==> flow/design.v <==
module  MUX2x1_ASYNC #  ( parameter  WIDTH = 16 )
  (
  input    wire signed [WIDTH-1:0]           Input_One   ,
  input    wire signed [WIDTH-1:0]           Input_Two   ,
  input    wire                              Selection   ,
  output   wire        [WIDTH-1:0]           Output_Mux 
  );
assign  Output_Mux  = (Selection) ? Input_One:Input_Two;
endmodule
module  Register_File # ( parameter WIDTH = 16            , 
                                    DEPTH = 8             
                                    )
  (
    input     wire    signed    [WIDTH-1:0]   Input_Re    ,
    input     wire    signed    [WIDTH-1:0]   Input_Im    ,
    input     wire                            clk         ,
    input     wire                            rst         ,
    input     wire                            Enable      ,
    output    wire    signed    [WIDTH-1:0]   Output_Re   ,
    output    wire    signed    [WIDTH-1:0]   Output_Im     
  );
  reg signed  [WIDTH-1:0] reg_re [DEPTH-1:0];
  reg signed  [WIDTH-1:0] reg_im [DEPTH-1:0];
integer I;
assign Output_Re = reg_re [DEPTH-1];
assign Output_Im = reg_im [DEPTH-1];
  always @  ( posedge  clk  or  negedge rst )
  begin
    if(~rst)
      begin
        for (  I = 0  ;  I <  DEPTH ; I = I+1 )
        begin
          reg_re[I] <=  'b0 ;
          reg_im[I] <=  'b0 ;
        end
      end
    else
      begin
        if(Enable)
          begin
            reg_re[0] <=  Input_Re ;
            reg_im[0] <=  Input_Im ;
            for(  I = 1 ; I < DEPTH ; I = I+1  )
            begin
             reg_re[I] <=  reg_re[I-1];
             reg_im[I] <=  reg_im[I-1];
            end
          end
        else
          begin
             for (  I = 0  ;  I <  DEPTH ; I = I+1 )
              begin
                reg_re[I] <=  'b0 ;
                reg_im[I] <=  'b0 ;
             end
          end
      end
  end
endmodule
module Swap # ( parameter WIDTH = 16  )
  (
  input   wire    signed  [ WIDTH-1  : 0 ]    Input_Re        ,
  input   wire    signed  [ WIDTH-1  : 0 ]    Input_Im        ,
  input   wire                                Control_signal  ,
  output  wire    signed  [ WIDTH-1  : 0 ]    Output_Re       ,
  output  wire    signed  [ WIDTH-1  : 0 ]    Output_Im       
  );
  wire    signed  [ WIDTH-1  : 0 ]    input_re_complement       ;  
  wire    signed  [ WIDTH-1  : 0 ]    input_im_complement       ;  
assign input_re_complement  =    Input_Im ;
assign input_im_complement  =    (~Input_Re )+1'b1;
MUX2x1_ASYNC #(.WIDTH(WIDTH)) U5_MUX_Re
(
.Input_One  (input_re_complement)               ,
.Input_Two  (Input_Re)    ,
.Selection  (Control_signal)         ,
.Output_Mux (Output_Re)
);
MUX2x1_ASYNC #(.WIDTH(WIDTH)) U6_MUX_Im
(
.Input_One  (input_im_complement)               ,
.Input_Two  (Input_Im)    ,
.Selection  (Control_signal)         ,
.Output_Mux (Output_Im)
);
endmodule
module Butterfly #    ( parameter         WIDTH    = 16 ,
                                          DEPTH    = 8  
                                          )
  (
  input   wire    signed    [WIDTH-1:0]   Input_Re      ,
  input   wire    signed    [WIDTH-1:0]   Input_Im      ,
  input   wire                            clk           ,
  input   wire                            rst           ,
  input   wire                            ctrl_signal   ,
  input   wire                            cordic_valid  ,
  output  wire    signed    [WIDTH-1:-0]  Output_Re     ,
  output  wire    signed    [WIDTH-1:0]   Output_Im
  );
  wire  signed [WIDTH-1:0]    reg_re_out      ;
  wire  signed [WIDTH-1:0]    reg_im_out      ;
  wire  signed [WIDTH-1:0]    mux_out_one     ; 
  wire  signed [WIDTH-1:0]    mux_out_two     ; 
  wire  signed [WIDTH-1:0]    mux_one_in      ; 
  wire  signed [WIDTH-1:0]    mux_two_in      ; 
  wire  signed [WIDTH-1:0]    mux_three_in    ; 
  wire  signed [WIDTH-1:0]    mux_four_in     ; 
  assign mux_two_in   =  reg_re_out - Input_Re  ;
  assign mux_one_in   =  reg_im_out - Input_Im  ;
  assign mux_three_in =  Input_Im + reg_im_out;
  assign mux_four_in  =  Input_Re + reg_re_out;
  Register_File #(.WIDTH(16),.DEPTH(DEPTH)) U1_REGFILE
(
.Input_Re   (mux_out_two)   ,
.Input_Im   (mux_out_one)   , 
.clk        (clk)           ,
.rst        (rst)           ,
.Output_Re  (reg_re_out)    ,
.Enable     (cordic_valid)  ,
.Output_Im  (reg_im_out)   
);
MUX2x1_ASYNC #(.WIDTH(WIDTH)) U1_MUX 
(
.Input_One  (mux_one_in)      ,
.Input_Two  (Input_Im)        ,
.Selection  (ctrl_signal)     ,
.Output_Mux (mux_out_one)
);
MUX2x1_ASYNC #(.WIDTH(WIDTH)) U2_MUX 
(
.Input_One  (mux_two_in)      ,
.Input_Two  (Input_Re)        ,
.Selection  (ctrl_signal)     ,
.Output_Mux (mux_out_two)
);
MUX2x1_ASYNC #(.WIDTH(WIDTH)) U3_MUX 
(
.Input_One  (mux_three_in)    ,
.Input_Two  (reg_im_out)      ,
.Selection  (ctrl_signal)     ,
.Output_Mux (Output_Im)
);
MUX2x1_ASYNC #(.WIDTH(WIDTH)) U4_MUX 
(
.Input_One  (mux_four_in)    ,
.Input_Two  (reg_re_out)     ,
.Selection  (ctrl_signal)    ,
.Output_Mux (Output_Re)
);  
endmodule
module multiplier #(parameter WIDTH       =16        ,
                              FIXED_POINT =11
                              )
(
  input   wire signed   [WIDTH-1:0]     In_One_Re    ,
  input   wire signed   [WIDTH-1:0]     In_One_Im    ,
  input   wire signed   [WIDTH-1:0]     In_Two_Re    ,
  input   wire signed   [WIDTH-1:0]     In_Two_Im    ,
  input   wire                          clk          ,
  input   wire                          rst          ,
  input   wire                          Enable       ,
  output  reg  signed   [WIDTH-1:0]     Out_Re       ,
  output  reg  signed   [WIDTH-1:0]     Out_Im
  );
  wire  signed [WIDTH-1:0]      subtractor_one;  
  wire  signed [WIDTH-1:0]      subtractor_two;  
  wire  signed [WIDTH-1:0]      add_one       ;  
  wire  signed [(2*WIDTH)-1:0]  multi_one     ;  
  wire  signed [(2*WIDTH)-1:0]  multi_two     ;  
  wire  signed [(2*WIDTH)-1:0]  multi_three   ;  
  wire  signed [2*WIDTH:0]      add_re        ;  
  wire  signed [2*WIDTH:0]      add_im        ;  
assign subtractor_one   =   In_One_Re-In_One_Im;
assign subtractor_two   =   In_Two_Re-In_Two_Im;
assign add_one          =   In_One_Re+In_One_Im;
assign multi_one     =   In_Two_Re  * subtractor_one;
assign multi_two     =   In_One_Im  * subtractor_two;
assign multi_three   =   In_Two_Im  * add_one       ;
assign add_re       =    multi_one   + multi_two      ;
assign add_im       =    multi_three + multi_two      ;
always @ (*)
begin
     if(Enable)
       begin
        Out_Re = add_re[WIDTH+FIXED_POINT-1:FIXED_POINT] ;
        Out_Im = add_im[WIDTH+FIXED_POINT-1:FIXED_POINT] ;
       end
     else
      begin
        Out_Re  =  'b0;
        Out_Im  =  'b0;  
      end
end
endmodule
module  exponential # ( parameter   WIDTH=16 )
  (
  input   wire            Multiplier_Enable   ,
  input   wire            clk                 ,
  input   wire            rst                 ,
  output  reg             mux_selection       ,
  output  reg [WIDTH-1:0] br                  ,
  output  reg [WIDTH-1:0] bi                  
  );
  reg [3:0] counter;
  localparam       [WIDTH-1:0]        w2R = 'b0000010110101000 ,
								                      W2I = 'b1111101001011000 ,
								                     	W4R = 'b0000000000000000 ,
								                     	W4I = 'b1111100000000000 ,
								                     	W6R = 'b1111101001011000 ,
								                     	W6I = 'b1111101001011000 ,
								                     	W1R = 'b0000011101100100 ,
								                     	W1I = 'b1111110011110000 ,
								                     	W3R = 'b0000001100010000 ,
								                     	W3I = 'b1111100010011100 ,
								                     	W9R = 'b1111100010011100 ,
								                     	W9I = 'b0000001100010000 ;
always  @ ( posedge clk or  negedge rst)
begin
   if(!rst)
    begin
      counter <=  'b0;
    end
   else
    begin
      if(Multiplier_Enable)
         begin
          counter <= counter +1'b1;
        end
     else
        begin
         counter <=counter;
        end
    end
end
always @(*)
begin
	if(counter =='d5 || counter == 'd10)
	begin
		br = w2R;
		bi = W2I;
		mux_selection = 'b1;
	end
	else if(counter =='d6)
	begin
		br = W4R;
		bi = W4I;
		mux_selection = 'b1;
	end
	else if (counter =='d7 || counter == 'd14)
	begin
		br = W6R;
		bi = W6I;
		mux_selection = 'b1;
	end
	else if (counter =='d9 )
	begin
		br = W1R;
		bi = W1I;
		mux_selection = 'b1;
	end
	else if (counter =='d11 || counter == 'd13)
	begin
		br = W3R;
		bi = W3I;
		mux_selection = 'b1;
	end
	else if (counter =='d15 )
	begin
		br = W9R;
		bi = W9I;
		mux_selection = 'b1;
	end
	else
	begin
		br = 'b1;
		bi = 'b1;
		mux_selection = 'b0;
	end
end
endmodule
module Control_Unit # ( parameter   WIDTH     = 16  ,
                                    STAGES    = 6   
                                    )
  (
  input   wire                clk                 ,   
  input   wire                rst                 ,
  input   wire                Cordic_Valid        ,
  output  reg                 Multiplier_Enable   ,
  output  reg                 FFT_Valid           ,
  output  wire   [STAGES-1:0] Control_Signal_Out
  );
  reg   [4:0] counter ; 
  wire     c1,c2,c3,c4,c5,c6;
  assign Control_Signal_Out = {c6,c5,c4,c3,c2,c1} ;
  always @(posedge clk or negedge rst)
begin
    if(!rst)
    begin
        FFT_Valid <= 'b0;
        Multiplier_Enable <= 'b0;
    end
    else
    begin
        if(counter == 'd14)
          begin
            FFT_Valid <= 'b1;
          end
        else
          begin
            FFT_Valid <=FFT_Valid;  
          end
        if(counter == 'd11)
        begin
            Multiplier_Enable <= 'b1;
        end
    end
end
always  @ ( posedge clk or  negedge rst)
begin
  if(!rst)
   begin
     counter  <=  'b0;
   end  
  else
    begin
      if(Cordic_Valid)
        begin
          counter <= counter  + 'b1;   
        end
      else
        begin
          counter <=  counter ;
        end
    end
end
assign c6 = counter[0]                                    ;
assign c5= counter[0] &(!counter[1])                      ;
assign c4 = counter[1]                                    ;
assign c3 = counter[2]                                    ;
assign c2 = (~counter[3]&counter[2])                        ; 
assign c1 = counter[3]                                    ;      
endmodule
module FFT_TOB  # ( parameter   DEPTH_BUTTER_ONE    = 8    ,
                                DEPTH_BUTTER_TWO    = 4    ,
                                DEPTH_BUTTER_THREE  = 2    ,
                                DEPTH_BTTER_FOUR    = 1    ,  
                                WIDTH               = 16   ,
                                STAGES              = 6    ,
                                FIXED_POINT         = 11   )
( 
input     wire    signed      [WIDTH-1:0]     Input_re          ,
input     wire    signed      [WIDTH-1:0]     Input_Im          ,
input     wire                                cordic_Valid      ,
input     wire                                clk               ,
input     wire                                rst               ,
output    wire    signed      [WIDTH-1:0]     Output_FFT_Re     ,
output    wire    signed      [WIDTH-1:0]     Output_FFT_Im     ,
output    wire                                Data_Valid    
);
wire   [STAGES-1:0]   control_output        ;
wire                  multiplier_enable     ;
wire                  mux_selection         ;
wire     [WIDTH-1:0]  output_re_stage_one   ;
wire     [WIDTH-1:0]  output_im_stage_one   ;
wire     [WIDTH-1:0]  output_re_stage_two   ;
wire     [WIDTH-1:0]  output_im_stage_two   ;
wire     [WIDTH-1:0]  output_re_stage_three ;
wire     [WIDTH-1:0]  output_im_stage_three ;
wire     [WIDTH-1:0]  output_re_swap_one    ;
wire     [WIDTH-1:0]  output_im_swap_one    ;
wire     [WIDTH-1:0]  output_re_swap_two    ;
wire     [WIDTH-1:0]  output_im_swap_two    ;
wire     [WIDTH-1:0]  output_re_twiddle     ;
wire     [WIDTH-1:0]  output_im_twiddle     ;
wire     [WIDTH-1:0]  output_re_multiplier  ;
wire     [WIDTH-1:0]  output_im_multiplier  ;
wire     [WIDTH-1:0]  output_re_mux         ;
wire     [WIDTH-1:0]  output_im_mux         ;
Control_Unit #(.WIDTH(WIDTH),.STAGES(STAGES)) U1_Control
(
.clk                 (clk)                  ,   
.rst                 (rst)                  ,
.Cordic_Valid        (cordic_Valid)         ,
.Multiplier_Enable   (multiplier_enable)    ,
.FFT_Valid           (Data_Valid)           ,
.Control_Signal_Out  (control_output)
);
Butterfly #(.WIDTH(WIDTH),.DEPTH(DEPTH_BUTTER_ONE)) U1_Butterfly
(
.Input_Re      (Input_re)                   ,
.Input_Im      (Input_Im)                   ,
.clk           (clk)                        ,
.rst           (rst)                        ,
.ctrl_signal   (control_output[0])          ,
.cordic_valid  (cordic_Valid)               ,
.Output_Re     (output_re_stage_one)        ,
.Output_Im     (output_im_stage_one)
);
Swap #(.WIDTH(WIDTH)) U1_Swap
(
.Input_Re         (output_re_stage_one)    ,
.Input_Im         (output_im_stage_one)    ,
.Control_signal   (control_output[1])      ,
.Output_Re        (output_re_swap_one)     ,
.Output_Im        (output_im_swap_one)
);
Butterfly #(.WIDTH(WIDTH),.DEPTH(DEPTH_BUTTER_TWO)) U2_Butterfly
(
.Input_Re      (output_re_swap_one)        ,
.Input_Im      (output_im_swap_one)        ,
.clk           (clk)                       ,
.rst           (rst)                       ,
.ctrl_signal   (control_output[2])         ,
.cordic_valid  (cordic_Valid)              ,
.Output_Re     (output_re_stage_two)       , 
.Output_Im     (output_im_stage_two)
);
exponential #(.WIDTH(WIDTH)) U1_Exponential
(
.Multiplier_Enable   (multiplier_enable)                   ,
.clk                 (clk)                ,
.rst                 (rst)                ,
.mux_selection       (mux_selection)      ,
.br                  (output_re_twiddle)  ,
.bi                  (output_im_twiddle) 
);
multiplier #(.WIDTH(WIDTH),.FIXED_POINT(FIXED_POINT)) U1_Multiplier
(
.In_One_Re   (output_re_stage_two)        ,
.In_One_Im   (output_im_stage_two)        ,
.In_Two_Re   (output_re_twiddle)          ,
.In_Two_Im   (output_im_twiddle)          ,
.clk         (clk)                        ,
.rst         (rst)                        ,
.Enable      (multiplier_enable)          ,
.Out_Re      (output_re_multiplier)       ,
.Out_Im      (output_im_multiplier)
);
MUX2x1_ASYNC #(.WIDTH(WIDTH))  U1_Mux_Re_Multiplier
(
.Input_One  (output_re_multiplier)        ,    
.Input_Two  (output_re_stage_two)         ,
.Selection  (mux_selection)               ,
.Output_Mux (output_re_mux)
);
MUX2x1_ASYNC #(.WIDTH(WIDTH))  U1_Mux_Im_Multiplier
(
.Input_One  (output_im_multiplier)        ,
.Input_Two  (output_im_stage_two)         ,
.Selection  (mux_selection)               ,
.Output_Mux (output_im_mux)
);
Butterfly #(.WIDTH(WIDTH),.DEPTH(DEPTH_BUTTER_THREE)) U3_Butterfly
(
.Input_Re      (output_re_mux)            ,
.Input_Im      (output_im_mux)            ,
.clk           (clk)                      ,
.rst           (rst)                      ,
.ctrl_signal   (control_output[3])        ,
.cordic_valid  (cordic_Valid)             ,
.Output_Re     (output_re_stage_three)    ,
.Output_Im     (output_im_stage_three)
 );
Swap #(.WIDTH(WIDTH)) U2_Swap
(
.Input_Re         (output_re_stage_three) ,
.Input_Im         (output_im_stage_three) ,
.Control_signal   (control_output[4])     ,
.Output_Re        (output_re_swap_two)    ,
.Output_Im        (output_im_swap_two)
);
Butterfly #(.WIDTH(WIDTH),.DEPTH(DEPTH_BTTER_FOUR)) U4_Butterfly
(
.Input_Re      (output_re_swap_two)     ,  
.Input_Im      (output_im_swap_two)     ,
.clk           (clk)                    ,
.rst           (rst)                    ,
.ctrl_signal   (control_output[5])      ,
.cordic_valid  (cordic_Valid)           ,
.Output_Re     (Output_FFT_Re)          ,
.Output_Im     (Output_FFT_Im)
);
endmodule
Reports on FFT_TOB
What the tools print for FFT_TOB, step after step.
Lines are those of the file above, counted from 1.
Operators carry their Yosys type and port widths (W data, S select, Z words).
Cell names lack the library's common part.
{ "inputs": {"top": "FFT_TOB", "clock_port": "clk", "lib": "sky130hd", "corner": "tt_025C_1v80"} }

Word level
Source: Yosys, flattened and elaborated. Widths are those after wreduce; folded enables and synchronous resets count as part of the registers. Registers that Yosys merges into a memory's read port (data or address) are not register bits. Print and check cells do not count. Equal cells are merged and count once.
{ "op_classes": {"reduce_and_logical": 4, "mul": 3, "n_eq": 11, "n_mux": 72, "n_addsub": 25, "logic": 5} }
{ "op_table": {"columns": ["operator", "n"], "rows": [
  ["$mul A16 B16 Y27", 3],
  ["$mux W16", 65],
  ["$sub A16 B16 Y16", 10],
  ["$add A16 B16 Y16", 9],
  ["$add A27 B27 Y27", 2],
  ["$add A16 B1 Y16 const B", 2],
  ["$not A16 Y16", 2],
  ["$eq A4 B4 Y1 const B", 6],
  ["$eq A4 B3 Y1 const B", 3],
  ["$eq A5 B4 Y1 const B", 2],
  ["$mux W10", 1],
  ["$mux W1", 6],
  ["$add A5 B1 Y5 const B", 1],
  ["$add A4 B1 Y4 const B", 1],
  ["$logic_or A1 B1 Y1", 3],
  ["$and A1 B1 Y1", 2],
  ["$not A1 Y1", 1],
  ["$logic_not A1 Y1", 1]
]} }
{ "word_totals": {"input_bits": 35, "reg_bits": 491, "word_cells": 154, "out_inout_bits": 33} }

Logic depth
Longest topological path by Yosys (ltp), each cell counted once; first at word level (registers and memories cut), then after technology mapping (sequential cells cut; the memories' decode and read muxes count).
{ "depth": {"depth_word": 20, "ABC_AREA": 1, "ltp_mapped": 99, "depth_no_buf": 98} }

Synthesis result
Yosys stat after the flow's synthesis: flattened, memories mapped to cells. It holds for the ABC_AREA given above (unset counts as 0); a run with the other value may have another netlist.
{ "mapped": {"sequential_area_um2": 12286.8, "stdcells": 6833, "buffers": 176, "ff_cells": 491, "synth_area_um2": 54352.1} }
{ "by_type": {"columns": ["cell", "n", "area_total_um2"], "rows": [
  ["dfrtp_1", 491, 1.23E+04],
  ["fa_1", 615, 1.23E+04],
  ["ha_1", 543, 6.79E+03],
  ["inv_1", 1678, 6.3E+03],
  ["nand2_1", 1275, 4785.84],
  ["nor2_1", 579, 2.17E+03],
  ["a21oi_1", 355, 1.78E+03],
  ["xor2_1", 176, 1.54E+03],
  ["o21ai_0", 300, 1501.44],
  ["nand3_1", 166, 830.797],
  ["clkbuf_1", 150, 563.04],
  ["o21bai_1", 62, 465.446],
  ["xnor2_1", 35, 306.544],
  ["o31ai_1", 39, 292.781],
  ["or2_2", 38, 237.728],
  ["nand3b_1", 26, 195.187],
  ["o211ai_1", 23, 172.666],
  ["nand2_2", 20, 125.12]
]} }
Not listed: further types 41, cells in them 262.

Worst setup path after synthesis
Source: OpenSTA report_checks on the synthesized netlist (no wires, ideal clock, input and output delay 20% of the period each), path of least setup slack; recovery checks are left aside. Register names are those of the netlist, which keeps one name where synthesis merged equal registers.
{ "synth_timing": {"path_type": "input-to-output", "startpoint": "in Input_re[0]", "endpoint": "out Output_FFT_Im[15]", "t_first_pin_ns": 5.400, "output_delay_ns": 5.400, "path_buffers": 1, "input_delay_ns": 5.400, "period_ns": 27.0, "setup_slack_ns": 1.820, "arrival_time_ns": 19.780, "driving_pins": 85, "required_ns": 21.600, "path_delay_ns": 14.380, "period_less_setup_slack_ns": 25.18} }
"path_delay_ns" = arrival - input delay + setup time.
At an output port there is no setup time.
"driving_pins": output pins that drive a net of the path, with the launching flip-flop's if there is one; two outputs of one cell count as two.
"period_less_setup_slack_ns" is the clock period less the worst setup slack; recovery checks do not enter. This is arithmetic on one report: input and output delays are still those of the set period (20% each).
The rows between start and end are the longest chain of elaborated cells between them; the timing report does not say that the signal goes this way. Where chains are equally long, one stands for them.
A line is the first line of the expression or statement that the cell stems from. Yosys adds cells for indexed reads and writes and turns some case tables into memories.
{ "synth_between": {"cell_sequence": "ha_1 fa_1 o21ai_4 ha_1 inv_1 nor2_1 inv_1 nor2_1 inv_1 nor2_1 nand2_1 inv_1 nand2_1 nand3_1 nand2_1 inv_1 ha_1 a21oi_1 [49 not listed] nand2_1 o21ai_0 or3_1 nand2_1 nand2_1 o21ai_0 inv_1 ha_1 inv_1 o31ai_1 a21oi_1 o21bai_1 a21oi_1 inv_1 a21oi_1 nand3b_1 nand3_1 nand2_1", "elab_chain_cells": 19, "cells_between": 30, "cone_lines": 12, "classes_between": "12 x add/sub; 3 x mul; 13 x mux; 2 x logic"} }
{ "synth_rtl": {"columns": ["item", "line", "source"], "rows": [
  ["from (decl)", 351, "input     wire    signed      [WIDTH-1:0]     Input_re          ,"],
  ["$add A16 B16 Y16", 111, "assign mux_four_in  =  Input_Re + reg_re_out;"],
  ["$mux W16", 8, "assign  Output_Mux  = (Selection) ? Input_One:Input_Two;"],
  ["$not A16 Y16", 71, "assign input_im_complement  =    (~Input_Re )+1'b1;"],
  ["$add A16 B1 Y16", 71, null],
  ["$mux W16", 8, null],
  ["$add A16 B16 Y16", 110, "assign mux_three_in =  Input_Im + reg_im_out;"],
  ["$mux W16", 8, null],
  ["[5 not listed]", null, null],
  ["$add A16 B16 Y16", 111, null],
  ["$mux W16", 8, null],
  ["$not A16 Y16", 71, null],
  ["$add A16 B1 Y16", 71, null],
  ["$mux W16", 8, null],
  ["$add A16 B16 Y16", 110, null],
  ["$mux W16", 8, null],
  ["to (decl)", 357, "output    wire    signed      [WIDTH-1:0]     Output_FFT_Im     ,"]
]} }

Timing after layout
Path of least setup slack in the final report of run 1 (OpenROAD, finished layout, wires in). Where an end is a register, its clock arrival counts in the times.
{ "layout_timing": {"path_type": "input-to-output", "startpoint": "in Input_Im[1]", "endpoint": "out Output_FFT_Im[15]", "period_ns": 25.7, "required_ns": 20.56, "input_delay_ns": 5.14, "driving_pins": 86, "t_first_pin_ns": 5.14, "path_buffers": 10, "output_delay_ns": 5.14, "setup_slack_ns": -1.56, "arrival_time_ns": 22.12} }
The rows between start and end are the longest chain of elaborated cells between them; the timing report does not say that the signal goes this way. Where chains are equally long, one stands for them.
{ "layout_between": {"cell_sequence": "clkdlybuf4s50_1 buf_4 inv_1 ha_1 inv_1 a21oi_1 nor2_1 nor2_1 o21ai_0 inv_1 nand2_1 nand3_1 o21ai_0 inv_1 o21ai_2 inv_1 ha_1 nand2_1 [50 not listed] xor2_1 o21ai_0 ha_1 inv_1 o21bai_1 nand2_1 nand2_1 a21oi_1 o31ai_1 a21oi_1 o21bai_1 a21oi_1 inv_1 a21oi_2 nand3b_1 nand3_1 nand2_1 clkdlybuf4s50_1", "elab_chain_cells": 17, "cells_between": 28, "cone_lines": 12, "classes_between": "11 x add/sub; 3 x mul; 13 x mux; 1 x logic"} }
{ "layout_rtl": {"columns": ["item", "line", "source"], "rows": [
  ["from (decl)", 352, "input     wire    signed      [WIDTH-1:0]     Input_Im          ,"],
  ["$add A16 B16 Y16", 110, "assign mux_three_in =  Input_Im + reg_im_out;"],
  ["$mux W16 (2 in a row)", 8, "assign  Output_Mux  = (Selection) ? Input_One:Input_Two;"],
  ["$add A16 B16 Y16", 111, "assign mux_four_in  =  Input_Re + reg_re_out;"],
  ["$mux W16", 8, null],
  ["$sub A16 B16 Y16", 173, "assign subtractor_one   =   In_One_Re-In_One_Im;"],
  ["$mul A16 B16 Y27", 176, "assign multi_one     =   In_Two_Re  * subtractor_one;"],
  ["$add A27 B27 Y27", 179, "assign add_re       =    multi_one   + multi_two      ;"],
  ["[2 not listed]", null, null],
  ["$add A16 B16 Y16", 111, null],
  ["$mux W16", 8, null],
  ["$not A16 Y16", 71, "assign input_im_complement  =    (~Input_Re )+1'b1;"],
  ["$add A16 B1 Y16", 71, null],
  ["$mux W16", 8, null],
  ["$add A16 B16 Y16", 110, null],
  ["$mux W16", 8, null],
  ["to (decl)", 357, "output    wire    signed      [WIDTH-1:0]     Output_FFT_Im     ,"]
]} }

Data sheet: physical implementation of FFT_TOB

Design FFT_TOB on sky130hd. What follows are 3 stored runs of the flow, each under its own settings; their order means nothing. The constraints put input and output delay at 20% of the set period each and load the outputs with 0.01 pF.
By "timing.achieved_period_ns" is meant the clock period of the run minus its worst setup slack. This is arithmetic on one report: input and output delays are still those of the set period (20% each).
"critical_path_time_ns" means the part of the period allowed to the worst setup path (the constraints hold back 20% at inputs and 20% at outputs) less its slack; where the path has registers, the arrival times of their clocks count too.
[
  {
    "run": "run 1",
    "settings": { "ABC_AREA": 1, "CORE_ASPECT_RATIO": 1.05, "CORE_UTILIZATION": 28, "CTS_CLUSTER_DIAMETER": 157, "CTS_CLUSTER_SIZE": 72, "GPL_ROUTABILITY_DRIVEN": 1, "MAX_ROUTING_LAYER": "met4", "MIN_ROUTING_LAYER": "met2", "SETUP_SLACK_MARGIN": -2.0, "SLEW_MARGIN": 10, "TNS_END_PERCENT": 30, "period_ns": 25.7, "CAP_MARGIN": 20, "CORE_MARGIN": 2 },
    "results": { "finish.stdcell_area_um2": 65380.2, "total_die_area_um2": 197656.0, "setup_worst_slack_ns": -1.560, "hold_ws_ns": 0.402, "timing.achieved_period_ns": 27.260, "finalUtil_pct": 33.9, "fin_tns_ns": -24.464, "synthesis_area_um2": 54352.1, "critical_path_time_ns": 16.98, "timing.worst_path_kind": "input-to-output" }
  },
  {
    "run": "run 2",
    "settings": { "ABC_AREA": 0, "CORE_ASPECT_RATIO": 1.05, "CORE_UTILIZATION": 28, "CTS_CLUSTER_DIAMETER": 157, "CTS_CLUSTER_SIZE": 72, "GPL_ROUTABILITY_DRIVEN": 1, "HOLD_SLACK_MARGIN": 0.28, "MIN_ROUTING_LAYER": "met1", "SETUP_SLACK_MARGIN": -2.0, "SLEW_MARGIN": 25, "TNS_END_PERCENT": 30, "period_ns": 25.7, "CAP_MARGIN": 20, "CORE_MARGIN": 2 },
    "results": { "finish.stdcell_area_um2": 63721.1, "total_die_area_um2": 196137.0, "setup_worst_slack_ns": -1.213, "hold_ws_ns": 0.368, "timing.achieved_period_ns": 26.913, "finalUtil_pct": 33.2, "fin_tns_ns": -13.562, "synthesis_area_um2": 53930.5, "critical_path_time_ns": 16.63, "timing.worst_path_kind": "input-to-output" }
  },
  {
    "run": "run 3",
    "settings": { "CAP_MARGIN": 0, "CELL_PAD_IN_SITES_DETAIL_PLACEMENT": 1, "CELL_PAD_IN_SITES_GLOBAL_PLACEMENT": 1, "CORE_ASPECT_RATIO": 0.94, "CORE_UTILIZATION": 30, "CTS_CLUSTER_DIAMETER": 232, "CTS_CLUSTER_SIZE": 49, "HOLD_SLACK_MARGIN": 0.26, "MAX_ROUTING_LAYER": "met4", "PLACE_DENSITY": 0.46, "SETUP_SLACK_MARGIN": 5.0, "TNS_END_PERCENT": 10, "period_ns": 44.2, "CORE_MARGIN": 2, "SLEW_MARGIN": 20 },
    "results": { "finish.stdcell_area_um2": 57846.7, "total_die_area_um2": 183179.0, "setup_worst_slack_ns": 6.588, "hold_ws_ns": 0.413, "timing.achieved_period_ns": 37.612, "finalUtil_pct": 32.4, "fin_tns_ns": 0.000, "synthesis_area_um2": 53930.5, "critical_path_time_ns": 19.93, "timing.worst_path_kind": "input-to-output" }
  }
]
